==> flow/design.v <==
module sort_top (
  input             clk,
  input      [31:0] a, b, c, d, e, f,
  output reg [31:0] m, n, o, p, q, r
);
  reg  [31:0] a_q, b_q, c_q, d_q, e_q, f_q;
  wire [31:0] m_w, n_w, o_w, p_w, q_w, r_w;
  always @(posedge clk) begin
    a_q <= a; b_q <= b; c_q <= c; d_q <= d; e_q <= e; f_q <= f;
    m <= m_w; n <= n_w; o <= o_w; p <= p_w; q <= q_w; r <= r_w;
  end
  sort u_sort (
    .a(a_q), .b(b_q), .c(c_q), .d(d_q), .e(e_q), .f(f_q),
    .m(m_w), .n(n_w), .o(o_w), .p(p_w), .q(q_w), .r(r_w)
  );
endmodule

module sort(
  input [31:0]a,b,c,d,e,f,
  output reg [31:0]m,n,o,p,q,r);
  reg [31:0]mem[5:0];
  reg [31:0]t;
  always@(*)
    begin
      mem[0]=a;
      mem[1]=b;
      mem[2]=c;
      mem[3]=d;
      mem[4]=e;
      mem[5]=f;
      for(int i=0;i<6;i++)
        begin
          for(int j=0;j<5;j++)
            begin
              if(mem[j]<mem[j+1])
                begin
                  t = mem[j];
                  mem[j]=mem[j+1];
                  mem[j+1]=t;
                end
            end
        end
      m=mem[0];
      n=mem[1];
      o=mem[2];
      p=mem[3];
      q=mem[4];
      r=mem[5];
    end
endmodule
Subject: tool reports on sort_top

Hi,

### Tool chain data of sort_top

Each step is given for the RTL above and for the edited RTL.
Lines under "unedited" count in the file above, lines under "edited" in the edited file.
"change": "edited" minus "unedited" as printed here. "relative change": 100 x difference / "unedited".
Operators: Yosys type, input widths -> output width; for muxes data width and select width s.
Cell names lack the library's common part.
The mark -- stands for no value.

* top module: sort_top
* clock input: clk
* library: sky130hd
* timing corner: tt_025C_1v80

### The edit

The edit as a unified diff against the file above.
A script made this edit. It changes what the design does and was not meant as an optimisation.

```diff
@@ -2,6 +2,8 @@
   input             clk,
   input      [31:0] a, b, c, d, e, f,
-  output reg [31:0] m, n, o, p, q, r
+  output reg [31:0] m, n, o, p, q_o, r
 );
+  reg [31:0] q;
+  always @(posedge clk) q_o <= q;
   reg  [31:0] a_q, b_q, c_q, d_q, e_q, f_q;
   wire [31:0] m_w, n_w, o_w, p_w, q_w, r_w;
@@ -15,5 +17,4 @@
   );
 endmodule
-
 module sort(
   input [31:0]a,b,c,d,e,f,
```

### After elaboration

Source: Yosys, flattened and elaborated. Widths are those after wreduce; folded enables and synchronous resets count as part of the registers. Registers that Yosys merges into a memory's read port (data or address) are not register bits. Print and check cells do not count. Equal cells are merged and count once.

Word-level totals
* register bits after elaboration: unedited 384, edited 416, change +32, relative change +8.33%
* elaborated cells: unedited 102, edited 103, change +1, relative change +0.98%

Cells by class
* order comparisons: unedited 30, edited 30, change 0, relative change 0.00%
* mux-type cells: unedited 60, edited 60, change 0, relative change 0.00%

Operators with widths
* $mux 32: unedited 60, edited 60, change 0, relative change 0.00%
* $lt 32x32->1: unedited 30, edited 30, change 0, relative change 0.00%

### Logic depth

Depth = most cells in a row (Yosys ltp): at word level without a register or memory, in the mapped netlist without a sequential cell, where the memories' decode and read muxes count.

Logic depth
* word-level depth: unedited 30, edited 30, change 0, relative change 0.00%
* ABC_AREA: unedited 0, edited 0
* mapped depth: unedited 265, edited 265, change 0, relative change 0.00%
* depth with buffers taken out: unedited 237, edited 237, change 0, relative change 0.00%

### Synthesis result

Yosys stat after the flow's synthesis: flattened, memories mapped to cells. It holds for the ABC_AREA given above (unset counts as 0); a run with the other value may have another netlist.

Mapped netlist
* standard cells after synthesis: unedited 7270, edited 7302, change +32, relative change +0.44%
* synthesis area (µm²): unedited 50878.8, edited 51519.4, change +640.6, relative change +1.26%
* sequential area (µm²): unedited 7687.4, edited 8328.0, change +640.6, relative change +8.33%
* mapped flip-flops: unedited 384, edited 416, change +32, relative change +8.33%
* buffers: unedited 353, edited 353, change 0, relative change 0.00%

Cells by type
* dfxtp_1: unedited 384, edited 416, change +32, relative change +8.33%
* a21oi_1: unedited 1004, edited 1004, change 0, relative change 0.00%
* ha_1: unedited 891, edited 891, change 0, relative change 0.00%
* o21ai_0: unedited 863, edited 863, change 0, relative change 0.00%
* nor2_1: unedited 851, edited 851, change 0, relative change 0.00%
* nand2_1: unedited 781, edited 781, change 0, relative change 0.00%
* inv_1: unedited 459, edited 459, change 0, relative change 0.00%
* mux2i_1: unedited 444, edited 444, change 0, relative change 0.00%
* clkbuf_1: unedited 275, edited 275, change 0, relative change 0.00%
* nand4_1: unedited 178, edited 178, change 0, relative change 0.00%
* a21o_1: unedited 166, edited 166, change 0, relative change 0.00%
* nor2b_1: unedited 135, edited 135, change 0, relative change 0.00%
* nand2b_1: unedited 114, edited 114, change 0, relative change 0.00%
* buf_1: unedited 55, edited 55, change 0, relative change 0.00%
* a211oi_1: unedited 51, edited 51, change 0, relative change 0.00%
* nand3_1: unedited 47, edited 47, change 0, relative change 0.00%
* nor3_1: unedited 43, edited 43, change 0, relative change 0.00%
* a31oi_1: unedited 32, edited 32, change 0, relative change 0.00%

The list need not be complete.
The figures by module come from a second, unflattened synthesis with its own total; it is not the netlist above.

Second synthesis, totals
* cells (unflattened synthesis): unedited 7521, edited 7553, change +32, relative change +0.43%
* area total of the unflattened synthesis (µm²): unedited 51969.8, edited 52610.5, change +640.7, relative change +1.23%

Rows give one instance, submodules left out.

By module, unedited
* sort: times used 1, cells 7137, area 44282.5 µm², sequential area 0.0 µm²
* sort_top: times used 1, cells 384, area 7687.4 µm², sequential area 7687.4 µm²

By module, edited
* sort: times used 1, cells 7137, area 44282.5 µm², sequential area 0.0 µm²
* sort_top: times used 1, cells 416, area 8328.0 µm², sequential area 8328.0 µm²

### Timing after synthesis

Path of least setup slack by OpenSTA after synthesis, without wires, with an ideal clock, recovery checks aside; 20% of the period is set as input and as output delay. Where synthesis merged equal registers, the netlist keeps one of their names.

Path after synthesis
* path type: unedited register to register, edited register to register
* from: unedited register b_q[30], edited register b_q[30]
* to: unedited register q[12], edited register q[12]
* period (ns): unedited 44.0, edited 44.0, change 0.0, relative change 0.00%
* library setup time (ns): unedited 0.129, edited 0.129, change 0.000
* time at the first pin (ns): unedited 0.000, edited 0.000, change 0.000
* arrival (ns): unedited 43.905, edited 43.905, change 0.000, relative change 0.00%
* required time (ns): unedited 43.871, edited 43.871, change 0.000, relative change 0.00%
* path slack (ns): unedited -0.034, edited -0.034, change 0.000
* path delay (ns): unedited 44.034, edited 44.034, change 0.000, relative change 0.00%
* stages: unedited 251, edited 251, change 0, relative change 0.00%
* synthesis period reached (ns): unedited 44.034, edited 44.034, change 0.000, relative change 0.00%

"path delay" = arrival - input delay + setup time.
"stages": output pins that drive a net of the path, with the launching flip-flop's if there is one; two outputs of one cell count as two.
"synthesis period reached" is the clock period less the worst setup slack; recovery checks do not enter. This is arithmetic on one report: input and output delays are still those of the set period (20% each).
The rows between start and end are the longest chain of elaborated cells between them; the timing report does not say that the signal goes this way. Where chains are equally long, one stands for them.
Each line given opens the expression or statement behind the cell; cells for indexed reads and writes are added by Yosys, which also makes memories of some case tables.

Between the ends, after synthesis, unedited:
* cell sequence: dfxtp_1 inv_1 ha_1 nand4_1 or4_1 or4_1 o22ai_1 nor2_1 clkbuf_1 clkbuf_1 nand2_1 o21ai_0 ha_1 nand4_1 nor4_1 nand2_1 nor3_1 a211oi_1 (+215 left out) mux2i_1 inv_1 ha_1 a21oi_1 nor2b_1 o21ai_0 nand2b_1 a21oi_1 nor2b_1 o21ai_0 nand2b_1 a21oi_1 nand2_1 or4_1 o41a_1 buf_4 buf_6 mux2i_1
* cells in the longest elaborated chain: 30
* elaborated cells on any way between the ends: 85
* RTL lines with such cells: 1
* those cells by class: 30 x compare; 55 x mux

Ends and longest elaborated chain, after synthesis, unedited
* from (decl): RTL line 6 `reg  [31:0] a_q, b_q, c_q, d_q, e_q, f_q;`
* from (assign): RTL line 9 `a_q <= a; b_q <= b; c_q <= c; d_q <= d; e_q <= e; f_q <= f;`
* $lt 32x32->1: RTL line 35 `if(mem[j]<mem[j+1])`
* $mux 32: RTL line 35
* $lt 32x32->1: RTL line 35
* $mux 32: RTL line 35
* $lt 32x32->1: RTL line 35
* $mux 32: RTL line 35
* $lt 32x32->1: RTL line 35
* (+16 left out)
* $mux 32: RTL line 35
* $lt 32x32->1: RTL line 35
* $mux 32: RTL line 35
* $lt 32x32->1: RTL line 35
* $mux 32: RTL line 35
* $lt 32x32->1: RTL line 35
* $mux 32: RTL line 35
* to (assign): RTL line 10 `m <= m_w; n <= n_w; o <= o_w; p <= p_w; q <= q_w; r <= r_w;`
* to (decl): RTL line 4 `output reg [31:0] m, n, o, p, q, r`

Between the ends, after synthesis, edited:
* cell sequence: dfxtp_1 inv_1 ha_1 nand4_1 or4_1 or4_1 o22ai_1 nor2_1 clkbuf_1 clkbuf_1 nand2_1 o21ai_0 ha_1 nand4_1 nor4_1 nand2_1 nor3_1 a211oi_1 (+215 left out) mux2i_1 inv_1 ha_1 a21oi_1 nor2b_1 o21ai_0 nand2b_1 a21oi_1 nor2b_1 o21ai_0 nand2b_1 a21oi_1 nand2_1 or4_1 o41a_1 buf_4 buf_6 mux2i_1
* cells in the longest elaborated chain: 30
* elaborated cells on any way between the ends: 85
* RTL lines with such cells: 1
* those cells by class: 30 x compare; 55 x mux

Ends and longest elaborated chain, after synthesis, edited
* from (decl): RTL line 8 `reg  [31:0] a_q, b_q, c_q, d_q, e_q, f_q;`
* from (assign): RTL line 11 `a_q <= a; b_q <= b; c_q <= c; d_q <= d; e_q <= e; f_q <= f;`
* $lt 32x32->1: RTL line 36 `if(mem[j]<mem[j+1])`
* $mux 32: RTL line 36
* $lt 32x32->1: RTL line 36
* $mux 32: RTL line 36
* $lt 32x32->1: RTL line 36
* $mux 32: RTL line 36
* $lt 32x32->1: RTL line 36
* (+16 left out)
* $mux 32: RTL line 36
* $lt 32x32->1: RTL line 36
* $mux 32: RTL line 36
* $lt 32x32->1: RTL line 36
* $mux 32: RTL line 36
* $lt 32x32->1: RTL line 36
* $mux 32: RTL line 36
* to (assign): RTL line 12 `m <= m_w; n <= n_w; o <= o_w; p <= p_w; q <= q_w; r <= r_w;`
* to (decl): RTL line 6 `reg [31:0] q;`

### Path in the finished layout

Path of least setup slack in the final report of the runs of pair A (OpenROAD, finished layout, wires in). Where an end is a register, its clock arrival counts in the times.

Path post-layout
* path type: unedited register to register, edited register to register
* from: unedited register b_q[30], edited register b_q[23]
* to: unedited register r[4], edited register r[30]
* period (ns): unedited 42.8, edited 42.8, change 0.0, relative change 0.00%
* library setup time (ns): unedited 0.14, edited 0.14, change 0.00
* time at the first pin (ns): unedited 0.59, edited 0.61, change +0.02, relative change +3.39%
* arrival (ns): unedited 41.35, edited 41.50, change +0.15, relative change +0.36%
* required time (ns): unedited 43.26, edited 43.26, change 0.00, relative change 0.00%
* path slack (ns): unedited 1.91, edited 1.76, change -0.15
* stages: unedited 219, edited 200, change -19, relative change -8.68%

The rows between start and end are the longest chain of elaborated cells between them; the timing report does not say that the signal goes this way. Where chains are equally long, one stands for them.

Between the ends, post-layout, unedited:
* cell sequence: dfxtp_1 inv_1 ha_1 nand4_1 or4_4 or4_4 o22ai_4 nor2_4 buf_12 o21ai_2 ha_1 o21a_1 o2111ai_1 o2111ai_4 a211oi_4 buf_12 nand2_4 clkbuf_16 (+183 left out) nand2_4 mux2_2 inv_1 ha_1 a21oi_1 nor2b_1 o21ai_0 nand2b_1 a21oi_1 nor2b_1 o21ai_0 nand2b_1 a21oi_2 nand2_1 or4_1 o41a_4 buf_12 mux2i_1
* cells in the longest elaborated chain: 30
* elaborated cells on any way between the ends: 85
* RTL lines with such cells: 1
* those cells by class: 30 x compare; 55 x mux

Ends and longest elaborated chain, post-layout, unedited
* from (decl): RTL line 6 `reg  [31:0] a_q, b_q, c_q, d_q, e_q, f_q;`
* from (assign): RTL line 9 `a_q <= a; b_q <= b; c_q <= c; d_q <= d; e_q <= e; f_q <= f;`
* $lt 32x32->1: RTL line 35 `if(mem[j]<mem[j+1])`
* $mux 32: RTL line 35
* $lt 32x32->1: RTL line 35
* $mux 32: RTL line 35
* $lt 32x32->1: RTL line 35
* $mux 32: RTL line 35
* $lt 32x32->1: RTL line 35
* (+16 left out)
* $mux 32: RTL line 35
* $lt 32x32->1: RTL line 35
* $mux 32: RTL line 35
* $lt 32x32->1: RTL line 35
* $mux 32: RTL line 35
* $lt 32x32->1: RTL line 35
* $mux 32: RTL line 35
* to (assign): RTL line 10 `m <= m_w; n <= n_w; o <= o_w; p <= p_w; q <= q_w; r <= r_w;`
* to (decl): RTL line 4 `output reg [31:0] m, n, o, p, q, r`

Between the ends, post-layout, edited:
* cell sequence: dfxtp_1 inv_1 ha_1 nand4_1 or4_4 or4_4 o22ai_4 nor2_2 nand2_1 o21ai_2 ha_1 nand4_1 nor4_2 buf_4 nand2_1 o2111ai_4 a211oi_4 nand2_4 (+164 left out) nand2b_1 a21oi_2 nand2_1 or2_2 o2111ai_4 nand2_2 buf_4 mux2_1 inv_1 ha_1 a21o_1 a21o_1 a21oi_1 o21ai_0 or4_4 o41a_4 buf_16 mux2i_2
* cells in the longest elaborated chain: 30
* elaborated cells on any way between the ends: 85
* RTL lines with such cells: 1
* those cells by class: 30 x compare; 55 x mux

Ends and longest elaborated chain, post-layout, edited
* from (decl): RTL line 8 `reg  [31:0] a_q, b_q, c_q, d_q, e_q, f_q;`
* from (assign): RTL line 11 `a_q <= a; b_q <= b; c_q <= c; d_q <= d; e_q <= e; f_q <= f;`
* $lt 32x32->1: RTL line 36 `if(mem[j]<mem[j+1])`
* $mux 32: RTL line 36
* $lt 32x32->1: RTL line 36
* $mux 32: RTL line 36
* $lt 32x32->1: RTL line 36
* $mux 32: RTL line 36
* $lt 32x32->1: RTL line 36
* (+16 left out)
* $mux 32: RTL line 36
* $lt 32x32->1: RTL line 36
* $mux 32: RTL line 36
* $lt 32x32->1: RTL line 36
* $mux 32: RTL line 36
* $lt 32x32->1: RTL line 36
* $mux 32: RTL line 36
* to (assign): RTL line 12 `m <= m_w; n <= n_w; o <= o_w; p <= p_w; q <= q_w; r <= r_w;`
* to (decl): RTL line 4 `output reg [31:0] m, n, o, p, q_o, r`

### Measured runs

Both versions went through the flow (Yosys, OpenROAD) with the same settings in each pair. Constraints: input delay and output delay 20% of the set period each, output load 0.01 pF.

Flow settings, pair A:
* period_ns: 42.8
* CAP_MARGIN: 20
* CORE_MARGIN: 2
* CORE_UTILIZATION: 40
* SLEW_MARGIN: 20

Final reports, pair A
* netlist area reported by Yosys (µm²): unedited 50878.8, edited 51519.4, change +640.6, relative change +1.26%
* total die area (µm²): unedited 130065.0, edited 131686.0, change +1621.0, relative change +1.25%
* std-cell area (final layout) (µm²): unedited 73686.9, edited 73605.6, change -81.3, relative change -0.11%
* setup slack of the worst path (ns): unedited 1.913, edited 1.757, change -0.156
* final worst hold slack (ns): unedited 1.967, edited 0.325, change -1.642
* achieved clock period (ns): unedited 40.887, edited 41.043, change +0.156, relative change +0.38%

Flow settings, pair B:
* ABC_AREA: 0
* CAP_MARGIN: 30
* CELL_PAD_IN_SITES_DETAIL_PLACEMENT: 0
* CORE_MARGIN: 3
* CORE_UTILIZATION: 24
* CTS_CLUSTER_SIZE: 12
* GPL_ROUTABILITY_DRIVEN: 1
* PLACE_DENSITY_LB_ADDON: 0.21
* SETUP_SLACK_MARGIN: 5.0
* period_ns: 52.8
* SLEW_MARGIN: 20

Final reports, pair B
* netlist area reported by Yosys (µm²): unedited 50878.8, edited 51519.4, change +640.6, relative change +1.26%
* total die area (µm²): unedited 217557.0, edited 220261.0, change +2704.0, relative change +1.24%
* std-cell area (final layout) (µm²): unedited 65421.5, edited 65016.1, change -405.4, relative change -0.62%
* setup slack of the worst path (ns): unedited 7.183, edited 7.636, change +0.453
* final worst hold slack (ns): unedited 1.645, edited 0.325, change -1.320
* achieved clock period (ns): unedited 45.617, edited 45.164, change -0.453, relative change -0.99%

"achieved clock period" = clock period - worst setup slack. The figure is calculated, with input and output delays left at 20% of the set period.

Regards
